==> flow/design.v <==
module PPU (
    input clk,
    input rst,
    input i_en,
    input [32-1:0] data_in,
    input [11:0] scaling_factor,
    output logic[6:0] data_out,
    output logic valid,
    output logic [31:0] data_in_out
);
logic [32 - 1:0] relu_out;
logic [32:0] data_shift;
logic [7:0] data_quant;
logic [8:0] data_temp;
always @(*) begin
    relu_out = (data_in[32 - 1])? 32'd0 : data_in;
    /*verilator lint_off WIDTHEXPAND*/
    /*verilator lint_off WIDTHTRUNC*/
    data_shift = ({relu_out, 1'b0} / scaling_factor);
    /*verilator lint_on WIDTHTRUNC*/
    /*verilator lint_on WIDTHEXPAND*/
    data_temp = (data_shift > 127)? 254 : data_shift[8:0] + {8'b0, data_shift[0]};
end
always @(posedge clk) begin
    if(rst) begin
        valid <= 1'd0;
        data_out <= 7'd0;
        data_in_out <= 32'd0;
    end
    else begin
        valid <= i_en;
        data_out <= (i_en)? data_temp[7:1] : 7'd0;
        data_in_out <= data_in;
    end
end
endmodule
# From RTL to reports: PPU
# The steps from the RTL of PPU to its reports follow in flow order.
# Lines are those of the file above, counted from 1.
# Operators carry their Yosys type and port widths (W data, S select, Z words).
# Cell names lack the library's common part.
# A cell with - has no value.
[setup] top_module="PPU" clock="clk" lib="sky130hd" corner="tt_025C_1v80"

# Word level
# Source: Yosys, flattened and elaborated, memories not mapped. Widths are those after wreduce. Registers that Yosys merges into a memory's read port (data or address) are not register bits. Print and check cells do not count. Equal cells are merged and count once.
[classes] addsub=1 n_cmp=1 div_mod_pow=1 reduce_logical=1 n_mux=2 logic=1
[ops] operator="$div A33 B12 Y33" count=1
[ops] operator="$gt A33 B7 Y1 const B" count=1
[ops] operator="$mux W31" count=1
[ops] operator="$add A8 B1 Y8" count=1
[ops] operator="$mux W8" count=1
[ops] operator="$reduce_or A2 Y1" count=1
[ops] operator="$not A1 Y1" count=1
[word_totals] ff_bits=40 wordCells=10 input_bits=47 out_inout_bits=40

# Depth
# Longest topological path by Yosys (ltp), each cell counted once; first at word level (registers and memories cut), then after technology mapping (sequential cells cut; the memories' decode and read muxes count).
[depth] word_depth=4 abc_area=0 ltp_mapped=495 depth_no_buf=450

# Netlist
# The flow's flattened synthesis, as Yosys stat reports it; memories are mapped. The netlist is that of the ABC_AREA named above (0 if unset); the other value can give another one.
# Totals and module areas in this step are rounded.
[by_type] cell="ha_1" count=331 type_area_um2=4.14E+03
[by_type] cell="o21a_1" count=206 type_area_um2=1.55E+03
[by_type] cell="nor2_1" count=324 type_area_um2=1.22E+03
[by_type] cell="nor3_1" count=238 type_area_um2=1.19E+03
[by_type] cell="nand2_1" count=281 type_area_um2=1.05E+03
[by_type] cell="a21oi_1" count=201 type_area_um2=1.01E+03
[by_type] cell="xnor2_1" count=109 type_area_um2=954.666
[by_type] cell="dfxtp_1" count=40 type_area_um2=800.768
[by_type] cell="o21ai_0" count=157 type_area_um2=785.754
[by_type] cell="o31ai_1" count=93 type_area_um2=698.17
[by_type] cell="a21o_1" count=91 type_area_um2=683.155
[by_type] cell="mux2_2" count=60 type_area_um2=675.648
[by_type] cell="xor2_1" count=77 type_area_um2=674.397
[by_type] cell="nor2b_1" count=94 type_area_um2=588.064
[by_type] cell="nand3_1" count=69 type_area_um2=345.331
[by_type] cell="or2_2" count=54 type_area_um2=337.824
[by_type] cell="nand4_1" count=53 type_area_um2=331.568
[by_type] cell="o211ai_1" count=43 type_area_um2=322.81
# Other cell types: 120; their cells: 837.
[mapped] buf_cells=81 ff_cells=40 cells=3358 area_mm2=0.024 seq_area_mm2=0.0008

# Worst setup path after synthesis
# OpenSTA on the mapped netlist: ideal clock, no wires. The path of least setup slack (recovery checks aside). Input and output delay are each 20% of the period. Register names are those of the netlist, which keeps one name where synthesis merged equal registers.
[synth_path] path_kind="input to register" from="input port scaling_factor[0]" to="register data_out[0]" path_delay_ns=94.743 t_first_pin_ns=24.000 path_buffers=48 t_required_ns=119.930 driving_pins=474 tclk_ns=120.0 setup_slack_ns=1.257 input_delay_ns=24.000 arrival_ns=118.673 setup_time_ns=0.070 period_less_setup_slack_ns=118.743
# "path_delay_ns" = arrival - input delay + setup time.
# "driving_pins": output pins that drive a net of the path, with the launching flip-flop's if there is one; two outputs of one cell count as two.
# "period_less_setup_slack_ns" is the clock period less the worst setup slack; recovery checks do not enter. This is arithmetic on one report: input and output delays are still those of the set period (20% each).
# Between the ends stands the longest chain of elaborated cells between them, by number of cells; it is not shown to be the way that was timed. Of several equally long chains one is given.
# Each line given opens the expression or statement behind the cell; cells for indexed reads and writes are added by Yosys, which also makes memories of some case tables.
[synth_between] path_cell_list="inv_1 ha_1 or4_1 nor4_1 a211oi_1 inv_1 ha_1 o211ai_1 a21oi_1 o21a_1 ha_1 o21a_1 nor4_1 or3_1 buf_2 nor2_1 or2_2 ha_1 (+438 left out) ha_1 nor2b_1 o21a_1 o21ai_0 nand2b_1 a21oi_1 o21ai_0 a21oi_1 nor2b_1 o21ai_0 o22ai_1 or4_1 o32ai_2 o2111ai_2 ha_1 or2_2 o21a_1 a21oi_1" elab_chain_cells=3 cells_between=4 lines_between=2 classes_between="1 x add/sub; 1 x div; 1 x compare; 1 x mux"
[synth_lines] item="start: declaration" line_no=6 text="input [11:0] scaling_factor,"
[synth_lines] item="$div A33 B12 Y33" line_no=19 text="data_shift = ({relu_out, 1'b0} / scaling_factor);"
[synth_lines] item="$add A8 B1 Y8" line_no=22 text="data_temp = (data_shift > 127)? 254 : data_shift[8:0] + {8'b0, data_shift[0]};"
[synth_lines] item="$mux W8" line_no=22
[synth_lines] item="end: assignment" line_no=27 text="data_out <= 7'd0;"
[synth_lines] item="end: assignment" line_no=32 text="data_out <= (i_en)? data_temp[7:1] : 7'd0;"
[synth_lines] item="end: declaration" line_no=7 text="output logic[6:0] data_out,"

# Timing after layout
# From the final timing report of flow run D: the path of least setup slack in the routed layout; clock arrival at registers is part of the times.
[layout_path] path_kind="input to register" from="input port scaling_factor[11]" to="register data_out[0]" driving_pins=437 tclk_ns=205.0 input_delay_ns=41.00 arrival_ns=144.39 t_required_ns=205.23 setup_time_ns=0.07 setup_slack_ns=60.84 path_buffers=11 t_first_pin_ns=41.00
# Between the ends stands the longest chain of elaborated cells between them, by number of cells; it is not shown to be the way that was timed. Of several equally long chains one is given.
[layout_between] path_cell_list="clkdlybuf4s50_1 nor4_4 nand4_1 a211oi_1 inv_1 ha_1 o211ai_1 a21oi_1 o21a_1 ha_1 o21a_1 nor4_1 or3_1 nor2_1 or2_2 ha_1 or2_2 nor4_1 (+401 left out) ha_1 nor2b_1 o21a_1 o21ai_0 nand2b_1 a21oi_1 o21ai_0 a21oi_1 nor2b_1 o21ai_0 o22ai_1 or4_1 o32ai_2 o2111ai_2 ha_1 or2_2 o21a_1 a21oi_1" elab_chain_cells=3 cells_between=4 lines_between=2 classes_between="1 x add/sub; 1 x div; 1 x compare; 1 x mux"
[layout_lines] item="start: declaration" line_no=6 text="input [11:0] scaling_factor,"
[layout_lines] item="$div A33 B12 Y33" line_no=19 text="data_shift = ({relu_out, 1'b0} / scaling_factor);"
[layout_lines] item="$add A8 B1 Y8" line_no=22 text="data_temp = (data_shift > 127)? 254 : data_shift[8:0] + {8'b0, data_shift[0]};"
[layout_lines] item="$mux W8" line_no=22
[layout_lines] item="end: assignment" line_no=27 text="data_out <= 7'd0;"
[layout_lines] item="end: assignment" line_no=32 text="data_out <= (i_en)? data_temp[7:1] : 7'd0;"
[layout_lines] item="end: declaration" line_no=7 text="output logic[6:0] data_out,"

Data sheet: physical implementation of PPU

Record of 4 stored runs of the RTL-to-layout flow on PPU, platform sky130hd. The runs are unordered. Constraints: input delay and output delay 20% of the set period each, output load 0.01 pF.
"clock_period_reached_ns" means the clock period less the worst setup slack. The figure is calculated, with input and output delays left at 20% of the set period.
"worst_path_ns" = time allowed to the worst setup path (clock period - input delay - output delay, where it has them) - its slack; a late launch clock adds to it, a late capture clock takes from it.
The measured numbers are rounded.

[flow] flow run A: files
==> flow/run.sh <==
#!/bin/bash
# the make line also repeats the synthesis and layout settings of config.mk as NAME=value (left out here)
make -C /OpenROAD-flow-scripts/flow DESIGN_CONFIG=/design/flow/config.mk WORK_HOME=/design/flow/orfs CLKGATE_MAP_FILE= finish
==> flow/config.mk <==
export PLATFORM = sky130hd
export DESIGN_NAME = PPU
export DESIGN_NICKNAME = PPU
export VERILOG_FILES = /design/flow/design.v
export SDC_FILE = /design/flow/constraint.sdc
export NUM_CORES = 4
export LEC_CHECK = 0
export CAP_MARGIN = 20
export CELL_PAD_IN_SITES_DETAIL_PLACEMENT = 1
export CORE_ASPECT_RATIO = 1.15
export CORE_MARGIN = 2
export CORE_UTILIZATION = 40
export CTS_CLUSTER_DIAMETER = 279
export CTS_CLUSTER_SIZE = 73
export GPL_TIMING_DRIVEN = 0
export HOLD_SLACK_MARGIN = 0.14
export MAX_ROUTING_LAYER = met4
export MIN_ROUTING_LAYER = met1
export PLACE_DENSITY = 0.79
export SETUP_SLACK_MARGIN = 5.0
export SLEW_MARGIN = 25
export TNS_END_PERCENT = 65
==> flow/constraint.sdc <==
create_clock -name core_clock -period 205.0 [get_ports {clk}]
set_input_delay 41.0000 -clock core_clock [delete_from_list [all_inputs] [get_ports {clk}]]
set_output_delay 41.0000 -clock core_clock [all_outputs]
set_load 0.01 [all_outputs]

[flow] flow run A: not finished: routing ended with error ODB-0269

[flow] flow run B: files
==> flow/run.sh <==
#!/bin/bash
# the make line also repeats the synthesis and layout settings of config.mk as NAME=value (left out here)
make -C /OpenROAD-flow-scripts/flow DESIGN_CONFIG=/design/flow/config.mk WORK_HOME=/design/flow/orfs CLKGATE_MAP_FILE= finish
==> flow/config.mk <==
export PLATFORM = sky130hd
export DESIGN_NAME = PPU
export DESIGN_NICKNAME = PPU
export VERILOG_FILES = /design/flow/design.v
export SDC_FILE = /design/flow/constraint.sdc
export NUM_CORES = 4
export LEC_CHECK = 0
export ABC_AREA = 0
export CAP_MARGIN = 25
export CELL_PAD_IN_SITES_DETAIL_PLACEMENT = 1
export CELL_PAD_IN_SITES_GLOBAL_PLACEMENT = 2
export CORE_MARGIN = 2
export CORE_UTILIZATION = 48
export CTS_CLUSTER_SIZE = 57
export GPL_ROUTABILITY_DRIVEN = 1
export GPL_TIMING_DRIVEN = 0
export MAX_ROUTING_LAYER = met4
export MIN_ROUTING_LAYER = met2
export PLACE_DENSITY_LB_ADDON = 0.21
export SLEW_MARGIN = 15
export TNS_END_PERCENT = 85
==> flow/constraint.sdc <==
create_clock -name core_clock -period 107.0 [get_ports {clk}]
set_input_delay 21.4000 -clock core_clock [delete_from_list [all_inputs] [get_ports {clk}]]
set_output_delay 21.4000 -clock core_clock [all_outputs]
set_load 0.01 [all_outputs]

[flow] flow run B: not finished: routing ended with error GRT-0116

[flow] flow run C: files
==> flow/run.sh <==
#!/bin/bash
# the make line also repeats the synthesis and layout settings of config.mk as NAME=value (left out here)
make -C /OpenROAD-flow-scripts/flow DESIGN_CONFIG=/design/flow/config.mk WORK_HOME=/design/flow/orfs CLKGATE_MAP_FILE= finish
==> flow/config.mk <==
export PLATFORM = sky130hd
export DESIGN_NAME = PPU
export DESIGN_NICKNAME = PPU
export VERILOG_FILES = /design/flow/design.v
export SDC_FILE = /design/flow/constraint.sdc
export NUM_CORES = 4
export LEC_CHECK = 0
export ABC_AREA = 0
export CAP_MARGIN = 25
export CELL_PAD_IN_SITES_DETAIL_PLACEMENT = 1
export CELL_PAD_IN_SITES_GLOBAL_PLACEMENT = 3
export CORE_MARGIN = 2
export CORE_UTILIZATION = 48
export CTS_CLUSTER_SIZE = 57
export GPL_ROUTABILITY_DRIVEN = 1
export GPL_TIMING_DRIVEN = 0
export MAX_ROUTING_LAYER = met4
export MIN_ROUTING_LAYER = met1
export PLACE_DENSITY_LB_ADDON = 0.21
export SLEW_MARGIN = 25
export TNS_END_PERCENT = 85
==> flow/constraint.sdc <==
create_clock -name core_clock -period 107.0 [get_ports {clk}]
set_input_delay 21.4000 -clock core_clock [delete_from_list [all_inputs] [get_ports {clk}]]
set_output_delay 21.4000 -clock core_clock [all_outputs]
set_load 0.01 [all_outputs]

[flow] flow run C: not finished: placement ended with error FLW-0024

[flow] flow run D: files
==> flow/run.sh <==
#!/bin/bash
# the make line also repeats the synthesis and layout settings of config.mk as NAME=value (left out here)
make -C /OpenROAD-flow-scripts/flow DESIGN_CONFIG=/design/flow/config.mk WORK_HOME=/design/flow/orfs CLKGATE_MAP_FILE= finish
==> flow/config.mk <==
export PLATFORM = sky130hd
export DESIGN_NAME = PPU
export DESIGN_NICKNAME = PPU
export VERILOG_FILES = /design/flow/design.v
export SDC_FILE = /design/flow/constraint.sdc
export NUM_CORES = 4
export LEC_CHECK = 0
export CAP_MARGIN = 20
export CORE_MARGIN = 2
export CORE_UTILIZATION = 40
export CTS_CLUSTER_DIAMETER = 349
export CTS_CLUSTER_SIZE = 10
export SLEW_MARGIN = 30
==> flow/constraint.sdc <==
create_clock -name core_clock -period 205.0 [get_ports {clk}]
set_input_delay 41.0000 -clock core_clock [delete_from_list [all_inputs] [get_ports {clk}]]
set_output_delay 41.0000 -clock core_clock [all_outputs]
set_load 0.01 [all_outputs]

[flow] flow run D: metrics
[metrics] final_cell_area_mm2 = 0.026
[metrics] yosys_chip_area_mm2 = 0.024
[metrics] clock_period_reached_ns = 144.162
[metrics] fin_ws_ns = 61
[metrics] timing.setup.tns_ns = 0.000
[metrics] post_route_util_pct = 43
[metrics] design_die_area_mm2 = 0.061
[metrics] fin_hold_ws_ns = 41
[metrics] worst_path_ns = 103.16
[metrics] worst_setup_path_type = input to register
